==> flow/design.v <==
`timescale 1ns/1ps
module processor(a,b,instruction,clk,rst,y);
    input [31:0] a,b;
    input [31:0] instruction;
    input clk, rst;
    wire [31:0] rs1, rs2;
    output [31:0] y;
    wire [31:0] rd;
    wire [4:0] rs1_address, rs2_address, rd_address;
    wire [6:0] opcode, p;
    wire [2:0] func;
    wire [3:0] cs;
    instruction_decoder id(instruction,opcode,clk,p,func,rs1_address,rs2_address,rd_address);
    register_bank rg(a,b,rs1_address,rs2_address,rd_address,rd,rs1,rs2,rst,clk);
    controller cn(p,func,cs);
    alu ar(rs1,rs2,cs,rd,y);
endmodule
`timescale 1ns/1ps
module instruction_decoder(instruction,opcode,clk,p,func,rs1_address,rs2_address,rd_address);
    input [31:0] instruction;
    input clk;
    output reg [6:0] opcode, p;
    output reg [2:0] func;
    output reg [4:0] rs1_address, rs2_address, rd_address;
    always@(instruction) begin
        opcode = instruction[6:0];
        p = instruction[31:25];
        func = instruction[14:12];
        rs1_address = instruction[19:15];
        rs2_address = instruction[24:20];
        rd_address = instruction[11:7];
    end
endmodule
`timescale 1ns/1ps
module register_bank (a,b,rs1_address,rs2_address,rd_address,rd,rs1,rs2,rst,clk);
    input [31:0] a,b,rd;
    input [4:0] rs1_address,rs2_address,rd_address;
    input rst,clk;
    output reg [31:0] rs1,rs2;
    always@(posedge clk) begin
        if(rst==0) begin
            rs1 <= (rs1_address==rs2_address) ? b : a;
            rs2 <= b;
        end
    end
endmodule
`timescale 1ns/1ps
module controller(p,func,cs);
    input [2:0] func;
    input [6:0] p;
    output reg [3:0] cs;
    always@(func,p) begin
        cs = {p[5],func};
    end
endmodule
`timescale 1ns/1ps
module alu(rs1,rs2,cs,rd,y);
    input [3:0] cs;
    output reg [31:0] y;
    input [31:0] rs1, rs2;
    output reg [31:0] rd;
    wire signed [31:0] sA = rs1;
    wire signed [31:0] sB = rs2;
    parameter
      ADD = 4'b0000,
      SUB = 4'b1000,
      SLL = 4'b0001,
      SLT = 4'b0010,
      SLTU = 4'b0011,
      XOR = 4'b0100,
      SRL = 4'b0101,
      SRA = 4'b1101,
      OR = 4'b0110,
      AND = 4'b0111;
    always@(cs,rs1,rs2) begin
    case(cs)
        ADD: begin
            rd = rs1+rs2;
            y=rd;
        end
        SUB: begin
            rd = rs1-rs2;
            y=rd;
        end
        SLL:begin
            rd = rs1 << rs2[4:0];
            y=rd;
        end
        SLT: begin
            rd = {31'd0,(sA < sB)};
            y=rd;
        end
        SLTU: begin
            rd = {31'd0,(rs1 < rs2)};
            y=rd;
        end
        XOR: begin
            rd = rs1 ^ rs2;
            y=rd;
        end
        SRL: begin
            rd = rs1 >> rs2[4:0];
            y=rd;
        end
        SRA: begin
            rd = sA >>> rs2[4:0];
            y=rd;
        end
        OR: begin
            rd = rs1 | rs2;
            y=rd;
        end
        AND: begin
            rd = rs1 & rs2;
            y=rd;
        end
        default: begin
            rd = 0; y=rd;
        end
    endcase
    end
endmodule
Ticket comment

======== From RTL to reports: processor ========
Each step is given for the RTL above and for the edited RTL.
"unedited" refers to lines of the RTL above, "edited" to lines of the edited file.
"difference": "edited" minus "unedited" as printed here. "relative change": 100 x difference / "unedited".
The mark n/a stands for no value.
set-up
  top ..................................... processor
  clock ................................... clk
  cell library ............................ sky130hd
  corner .................................. tt_025C_1v80

======== The edit ========
The edit as a unified diff against the file above.
The edit is scripted: it alters the design's behaviour and was not made to optimise anything.
begin of diff
@@ -80,5 +80,5 @@
         end
         SUB: begin
-            rd = rs1-rs2;
+            rd = rs1^rs2;
             y=rd;
         end
end of diff

======== Word level ========
Source: Yosys, flattened and elaborated, memories not mapped. Widths are those after wreduce; folded enables and synchronous resets count as part of the registers. Registers that Yosys merges into a memory's read port (data or address) are not register bits. Print and check cells do not count.
word-level totals
  item                             unedited  edited  difference  relative change (%)
  bits of input ports              98        98      0           0.00
  RAM bits                         0         0       0           n/a
  memory bits (read-only)          0         0       0           n/a
  word width x clocked read ports  0         0       0           n/a
  latch bits                       0         0       0           n/a
  register bits                    64        64      0           0.00
  elaborated cells                 25        25      0           0.00
  memory cells                     0         0       0           n/a
operators by class
  item                           unedited  edited  difference  relative change (%)
  shift operators                3         3       0           0.00
  multipliers                    0         0       0           n/a
  mux-type cells                 2         2       0           0.00
  add/subtract/negate cells      2         1       -1          -50.00
  reduce/logical cells           1         2       +1          +100.00
  div/mod/pow operators          0         0       0           n/a
  $lt $le $gt $ge                2         2       0           0.00
  equality and inequality tests  10        10      0           0.00
  bitwise logic cells            3         3       0           0.00
operators by type and width
  cell                                    unedited  edited  difference  relative change (%)
  parallel mux 32 bit (select 10 bit)     1         0       -1          -100.00
  subtractor 32 bit                       1         0       -1          -100.00
  parallel mux 32 bit (select 9 bit)      0         1       +1          n/a
  OR reduction 2 bit                      0         1       +1          n/a
  == test 4 x 3 -> 1 bit with constant B  4         4       0           0.00
  == test 4 x 2 -> 1 bit with constant B  2         2       0           0.00
  == test 4 bit with constant B           2         2       0           0.00
  less-than comparator 32 bit             2         2       0           0.00
  adder 32 bit                            1         1       0           0.00
  AND 32 bit                              1         1       0           0.00
  == test 4 x 1 -> 1 bit with constant B  1         1       0           0.00
  == test 5 bit                           1         1       0           0.00
  zero test 4 bit                         1         1       0           0.00
  2-to-1 mux 32 bit                       1         1       0           0.00
  OR 32 bit                               1         1       0           0.00
  left shift 32 x 5 -> 32 bit             1         1       0           0.00
  >> shifter 32 x 5 -> 32 bit             1         1       0           0.00
  >>> shifter 32 x 5 -> 32 bit            1         1       0           0.00
  bitwise XOR 32 bit                      1         1       0           0.00

======== Depth ========
Longest topological path by Yosys (ltp), each cell counted once; first at word level (registers and memories cut), then after technology mapping (sequential cells cut; the memories' decode and read muxes count).
logic depth
  item                   unedited  edited  difference  relative change (%)
  word-level depth       2         3       +1          +50.00
  ABC_AREA               0         0       n/a         n/a
  depth in mapped cells  14        12      -2          -14.29

======== After synthesis ========
Source: synth_stat.txt of the flow (Yosys; design flattened, memories mapped). It holds for the ABC_AREA given above (unset counts as 0); a run with the other value may have another netlist.
synthesis totals
  item                                unedited  edited  difference  relative change (%)
  sequential part of the area (um^2)  1921.8    1921.8  0.0         0.00
  chip area (Yosys) (um^2)            11000.6   9798.1  -1202.5     -10.93
  mapped flip-flops                   64        64      0           0.00
  standard cells after synthesis      1392      1138    -254        -18.25
  buffers                             98        92      -6          -6.12
cell types
  cell type                   unedited  edited  difference  relative change (%)
  sky130_fd_sc_hd__nor2_1     189       118     -71         -37.57
  sky130_fd_sc_hd__a21oi_1    145       74      -71         -48.97
  sky130_fd_sc_hd__mux4_2     39        55      +16         +41.03
  sky130_fd_sc_hd__a211oi_1   34        20      -14         -41.18
  sky130_fd_sc_hd__o21ai_1    14        1       -13         -92.86
  sky130_fd_sc_hd__nor3_1     41        29      -12         -29.27
  sky130_fd_sc_hd__nand3_1    19        31      +12         +63.16
  sky130_fd_sc_hd__a221oi_1   10        22      +12         +120.00
  sky130_fd_sc_hd__nand2b_1   15        4       -11         -73.33
  sky130_fd_sc_hd__o31ai_1    18        8       -10         -55.56
  sky130_fd_sc_hd__o221ai_1   16        6       -10         -62.50
  sky130_fd_sc_hd__o22ai_1    14        6       -8          -57.14
  sky130_fd_sc_hd__o21bai_1   13        5       -8          -61.54
  sky130_fd_sc_hd__o2111ai_1  11        3       -8          -72.73
  sky130_fd_sc_hd__a211o_1    13        6       -7          -53.85
  sky130_fd_sc_hd__inv_1      91        85      -6          -6.59
  sky130_fd_sc_hd__nand2_1    85        91      +6          +7.06
  sky130_fd_sc_hd__buf_2      22        16      -6          -27.27
The list need not be complete.
The figures by module come from a second, unflattened synthesis with its own total; it is not the netlist above.
unflattened totals
  item                                     unedited  edited   difference  relative change (%)
  cell total of the unflattened synthesis  1453      1321     -132        -9.08
  area (unflattened synthesis) (um^2)      11629.9   10900.5  -729.4      -6.27
Rows give one instance, submodules left out.
by module, unedited
  module               area (um^2)  cells  sequential area (um^2)  instances
  alu                  8974.9       1310   0.0                     1
  register_bank        2384.8       107    1921.8                  1
  instruction_decoder  240.2        32     0.0                     1
  controller           30.0         4      0.0                     1
  processor            0.0          0      0.0                     1
by module, edited
  module               area (um^2)  cells  sequential area (um^2)  instances
  alu                  8245.4       1178   0.0                     1
  register_bank        2384.8       107    1921.8                  1
  instruction_decoder  240.2        32     0.0                     1
  controller           30.0         4      0.0                     1
  processor            0.0          0      0.0                     1

======== Timing after synthesis ========
OpenSTA on the mapped netlist: ideal clock, no wires. The path of least setup slack (recovery checks aside). Input and output delay are each 20% of the period. Register names are those of the netlist, which keeps one name where synthesis merged equal registers.
path post-synthesis
  item                               unedited            edited              difference  relative change (%)
  path kind                          reg-to-output       reg-to-output       n/a         n/a
  start point                        register rg.rs2[2]  register rg.rs2[2]  n/a         n/a
  end point                          output port y[28]   output port y[26]   n/a         n/a
  launch time at the first pin (ns)  0.000               0.000               0.000       n/a
  period (ns)                        7.0                 7.0                 0.0         0.00
  arrival time (ns)                  3.767               3.359               -0.408      -10.83
  data required time (ns)            5.600               5.600               0.000       0.00
  driving pins on the path           15                  13                  -2          -13.33
  path delay (ns)                    3.767               3.359               -0.408      -10.83
  slack (ns)                         1.833               2.241               +0.408      n/a
  synthesis period reached (ns)      5.167               4.759               -0.408      -7.90
"path delay" = arrival - input delay + setup time.
At an output port there is no setup time.
"driving pins on the path": output pins that drive a net of the path, with the launching flip-flop's if there is one; two outputs of one cell count as two.
"synthesis period reached" is the clock period less the worst setup slack; recovery checks do not enter. This is arithmetic on one report: input and output delays are still those of the set period (20% each).
The rows between start and end are the longest chain of elaborated cells between them; the timing report does not say that the signal goes this way. Where chains are equally long, one stands for them.
Each line given opens the expression or statement behind the cell; cells for indexed reads and writes are added by Yosys, which also makes memories of some case tables.
on the way, post-synthesis, unedited
  cell sequence ........................... sky130_fd_sc_hd__edfxtp_1 > sky130_fd_sc_hd__clkinv_1 > sky130_fd_sc_hd__buf_1 > sky130_fd_sc_hd__clkbuf_1 > sky130_fd_sc_hd__buf_2 > sky130_fd_sc_hd__ha_1 > sky130_fd_sc_hd__nor2b_1 > sky130_fd_sc_hd__o2111a_1 > sky130_fd_sc_hd__o31ai_1 > sky130_fd_sc_hd__o31a_1 > sky130_fd_sc_hd__o31ai_2 > sky130_fd_sc_hd__nor3_1 > sky130_fd_sc_hd__o31a_1 > sky130_fd_sc_hd__a211o_1 > sky130_fd_sc_hd__a211o_1
  cells in the longest elaborated chain ... 2
ends and longest elaborated chain, post-synthesis, unedited
  item                                 RTL line  text
  start, declared                      39        output reg [31:0] rs1,rs2;
  start, assigned                      43        rs2 <= b;
  subtractor 32 bit                    82        rd = rs1-rs2;
  parallel mux 32 bit (select 10 bit)  76        case(cs)
  end, declared                        7         output [31:0] y;
on the way, post-synthesis, edited
  cell sequence ........................... sky130_fd_sc_hd__edfxtp_1 > sky130_fd_sc_hd__inv_1 > sky130_fd_sc_hd__buf_1 > sky130_fd_sc_hd__clkbuf_1 > sky130_fd_sc_hd__ha_1 > sky130_fd_sc_hd__buf_2 > sky130_fd_sc_hd__a211oi_1 > sky130_fd_sc_hd__o211ai_1 > sky130_fd_sc_hd__a41oi_1 > sky130_fd_sc_hd__o41ai_1 > sky130_fd_sc_hd__a31oi_1 > sky130_fd_sc_hd__xor2_1 > sky130_fd_sc_hd__o211ai_1
  cells in the longest elaborated chain ... 2
ends and longest elaborated chain, post-synthesis, edited
  item                                RTL line  text
  start, declared                     39        output reg [31:0] rs1,rs2;
  start, assigned                     43        rs2 <= b;
  adder 32 bit                        78        rd = rs1+rs2;
  parallel mux 32 bit (select 9 bit)  76        case(cs)
  end, declared                       7         output [31:0] y;

======== Path in the finished layout ========
Path of least setup slack in the final report of the runs of set A (OpenROAD, finished layout, wires in). Where an end is a register, its clock arrival counts in the times.
path after layout
  item                               unedited            edited              difference  relative change (%)
  path kind                          reg-to-output       reg-to-output       n/a         n/a
  start point                        register rg.rs2[1]  register rg.rs2[0]  n/a         n/a
  end point                          output port y[28]   output port y[26]   n/a         n/a
  period (ns)                        7.0                 7.0                 0.0         0.00
  data required time (ns)            5.60                5.60                0.00        0.00
  launch time at the first pin (ns)  0.33                0.35                +0.02       +6.06
  slack (ns)                         0.79                0.84                +0.05       n/a
  driving pins on the path           13                  12                  -1          -7.69
  arrival time (ns)                  4.81                4.76                -0.05       -1.04
The rows between start and end are the longest chain of elaborated cells between them; the timing report does not say that the signal goes this way. Where chains are equally long, one stands for them.
on the way, after layout, unedited
  cell sequence ........................... sky130_fd_sc_hd__edfxtp_1 > sky130_fd_sc_hd__inv_1 > sky130_fd_sc_hd__fa_1 > sky130_fd_sc_hd__nor2b_1 > sky130_fd_sc_hd__o2111a_1 > sky130_fd_sc_hd__o31ai_1 > sky130_fd_sc_hd__o31a_1 > sky130_fd_sc_hd__o31ai_2 > sky130_fd_sc_hd__nor3_1 > sky130_fd_sc_hd__o31a_1 > sky130_fd_sc_hd__a211o_1 > sky130_fd_sc_hd__a211o_1 > sky130_fd_sc_hd__clkdlybuf4s50_1
  cells in the longest elaborated chain ... 2
ends and longest elaborated chain, after layout, unedited
  item                                 RTL line  text
  start, declared                      39        output reg [31:0] rs1,rs2;
  start, assigned                      43        rs2 <= b;
  subtractor 32 bit                    82        rd = rs1-rs2;
  parallel mux 32 bit (select 10 bit)  76        case(cs)
  end, declared                        7         output [31:0] y;
on the way, after layout, edited
  cell sequence ........................... sky130_fd_sc_hd__edfxtp_1 > sky130_fd_sc_hd__buf_4 > sky130_fd_sc_hd__ha_1 > sky130_fd_sc_hd__fa_1 > sky130_fd_sc_hd__a211oi_1 > sky130_fd_sc_hd__o211ai_1 > sky130_fd_sc_hd__a41oi_1 > sky130_fd_sc_hd__o41ai_1 > sky130_fd_sc_hd__a31oi_1 > sky130_fd_sc_hd__xor2_1 > sky130_fd_sc_hd__o211ai_1 > sky130_fd_sc_hd__clkdlybuf4s50_1
  cells in the longest elaborated chain ... 2
ends and longest elaborated chain, after layout, edited
  item                                RTL line  text
  start, declared                     39        output reg [31:0] rs1,rs2;
  start, assigned                     43        rs2 <= b;
  adder 32 bit                        78        rd = rs1+rs2;
  parallel mux 32 bit (select 9 bit)  76        case(cs)
  end, declared                       7         output [31:0] y;

======== Flow runs ========
Runs of the flow (Yosys, OpenROAD) on both versions; the two runs of a pair have the same settings. The constraints put input and output delay at 20% of the set period each and load the outputs with 0.01 pF.
settings, set A
  CORE_UTILIZATION ........................ 40
  period_ns ............................... 7.0
  CAP_MARGIN .............................. 20
  CORE_MARGIN ............................. 2
  SLEW_MARGIN ............................. 20
measured results, set A
  item                                                      unedited  edited   difference  relative change (%)
  full die area (um^2)                                      28843.9   25763.5  -3080.4     -10.68
  achieved clock period (ns)                                6.212     6.162    -0.050      -0.80
  area of the standard cells in the finished layout (um^2)  12682.2   11422.2  -1260.0     -9.94
  power (µW)                                                2144      1938     -206        -9.61
  post-route setup TNS (ns)                                 0.000     0.000    0.000       n/a
  worst setup slack after layout (ns)                       0.788     0.838    +0.050      n/a
  smallest hold slack (ns)                                  1.644     1.628    -0.016      n/a
  area of the synthesized netlist (um^2)                    11000.6   9798.1   -1202.5     -10.93
  utilization of the finished layout (%)                    47.1      47.2     +0.1        n/a
settings, set B
  CAP_MARGIN .............................. 20
  CORE_MARGIN ............................. 10
  CORE_UTILIZATION ........................ 43
  CTS_CLUSTER_DIAMETER .................... 309
  CTS_CLUSTER_SIZE ........................ 64
  GPL_TIMING_DRIVEN ....................... 1
  SETUP_SLACK_MARGIN ...................... -0.04
  SLEW_MARGIN ............................. 40
  period_ns ............................... 10.1
measured results, set B
  item                                                      unedited  edited   difference  relative change (%)
  full die area (um^2)                                      32380.2   29223.9  -3156.3     -9.75
  achieved clock period (ns)                                8.210     8.044    -0.166      -2.02
  area of the standard cells in the finished layout (um^2)  12529.5   11359.6  -1169.9     -9.34
  power (µW)                                                1487      1396     -91         -6.12
  post-route setup TNS (ns)                                 0.000     0.000    0.000       n/a
  worst setup slack after layout (ns)                       1.890     2.056    +0.166      n/a
  smallest hold slack (ns)                                  2.260     2.244    -0.016      n/a
  area of the synthesized netlist (um^2)                    11000.6   9798.1   -1202.5     -10.93
  utilization of the finished layout (%)                    49.8      50.5     +0.7        n/a
By "achieved clock period" is meant the clock period of the run minus its worst setup slack. This is arithmetic on one report: input and output delays are still those of the set period (20% each).
"power" is the tool's figure for a default switching activity; nothing was simulated.
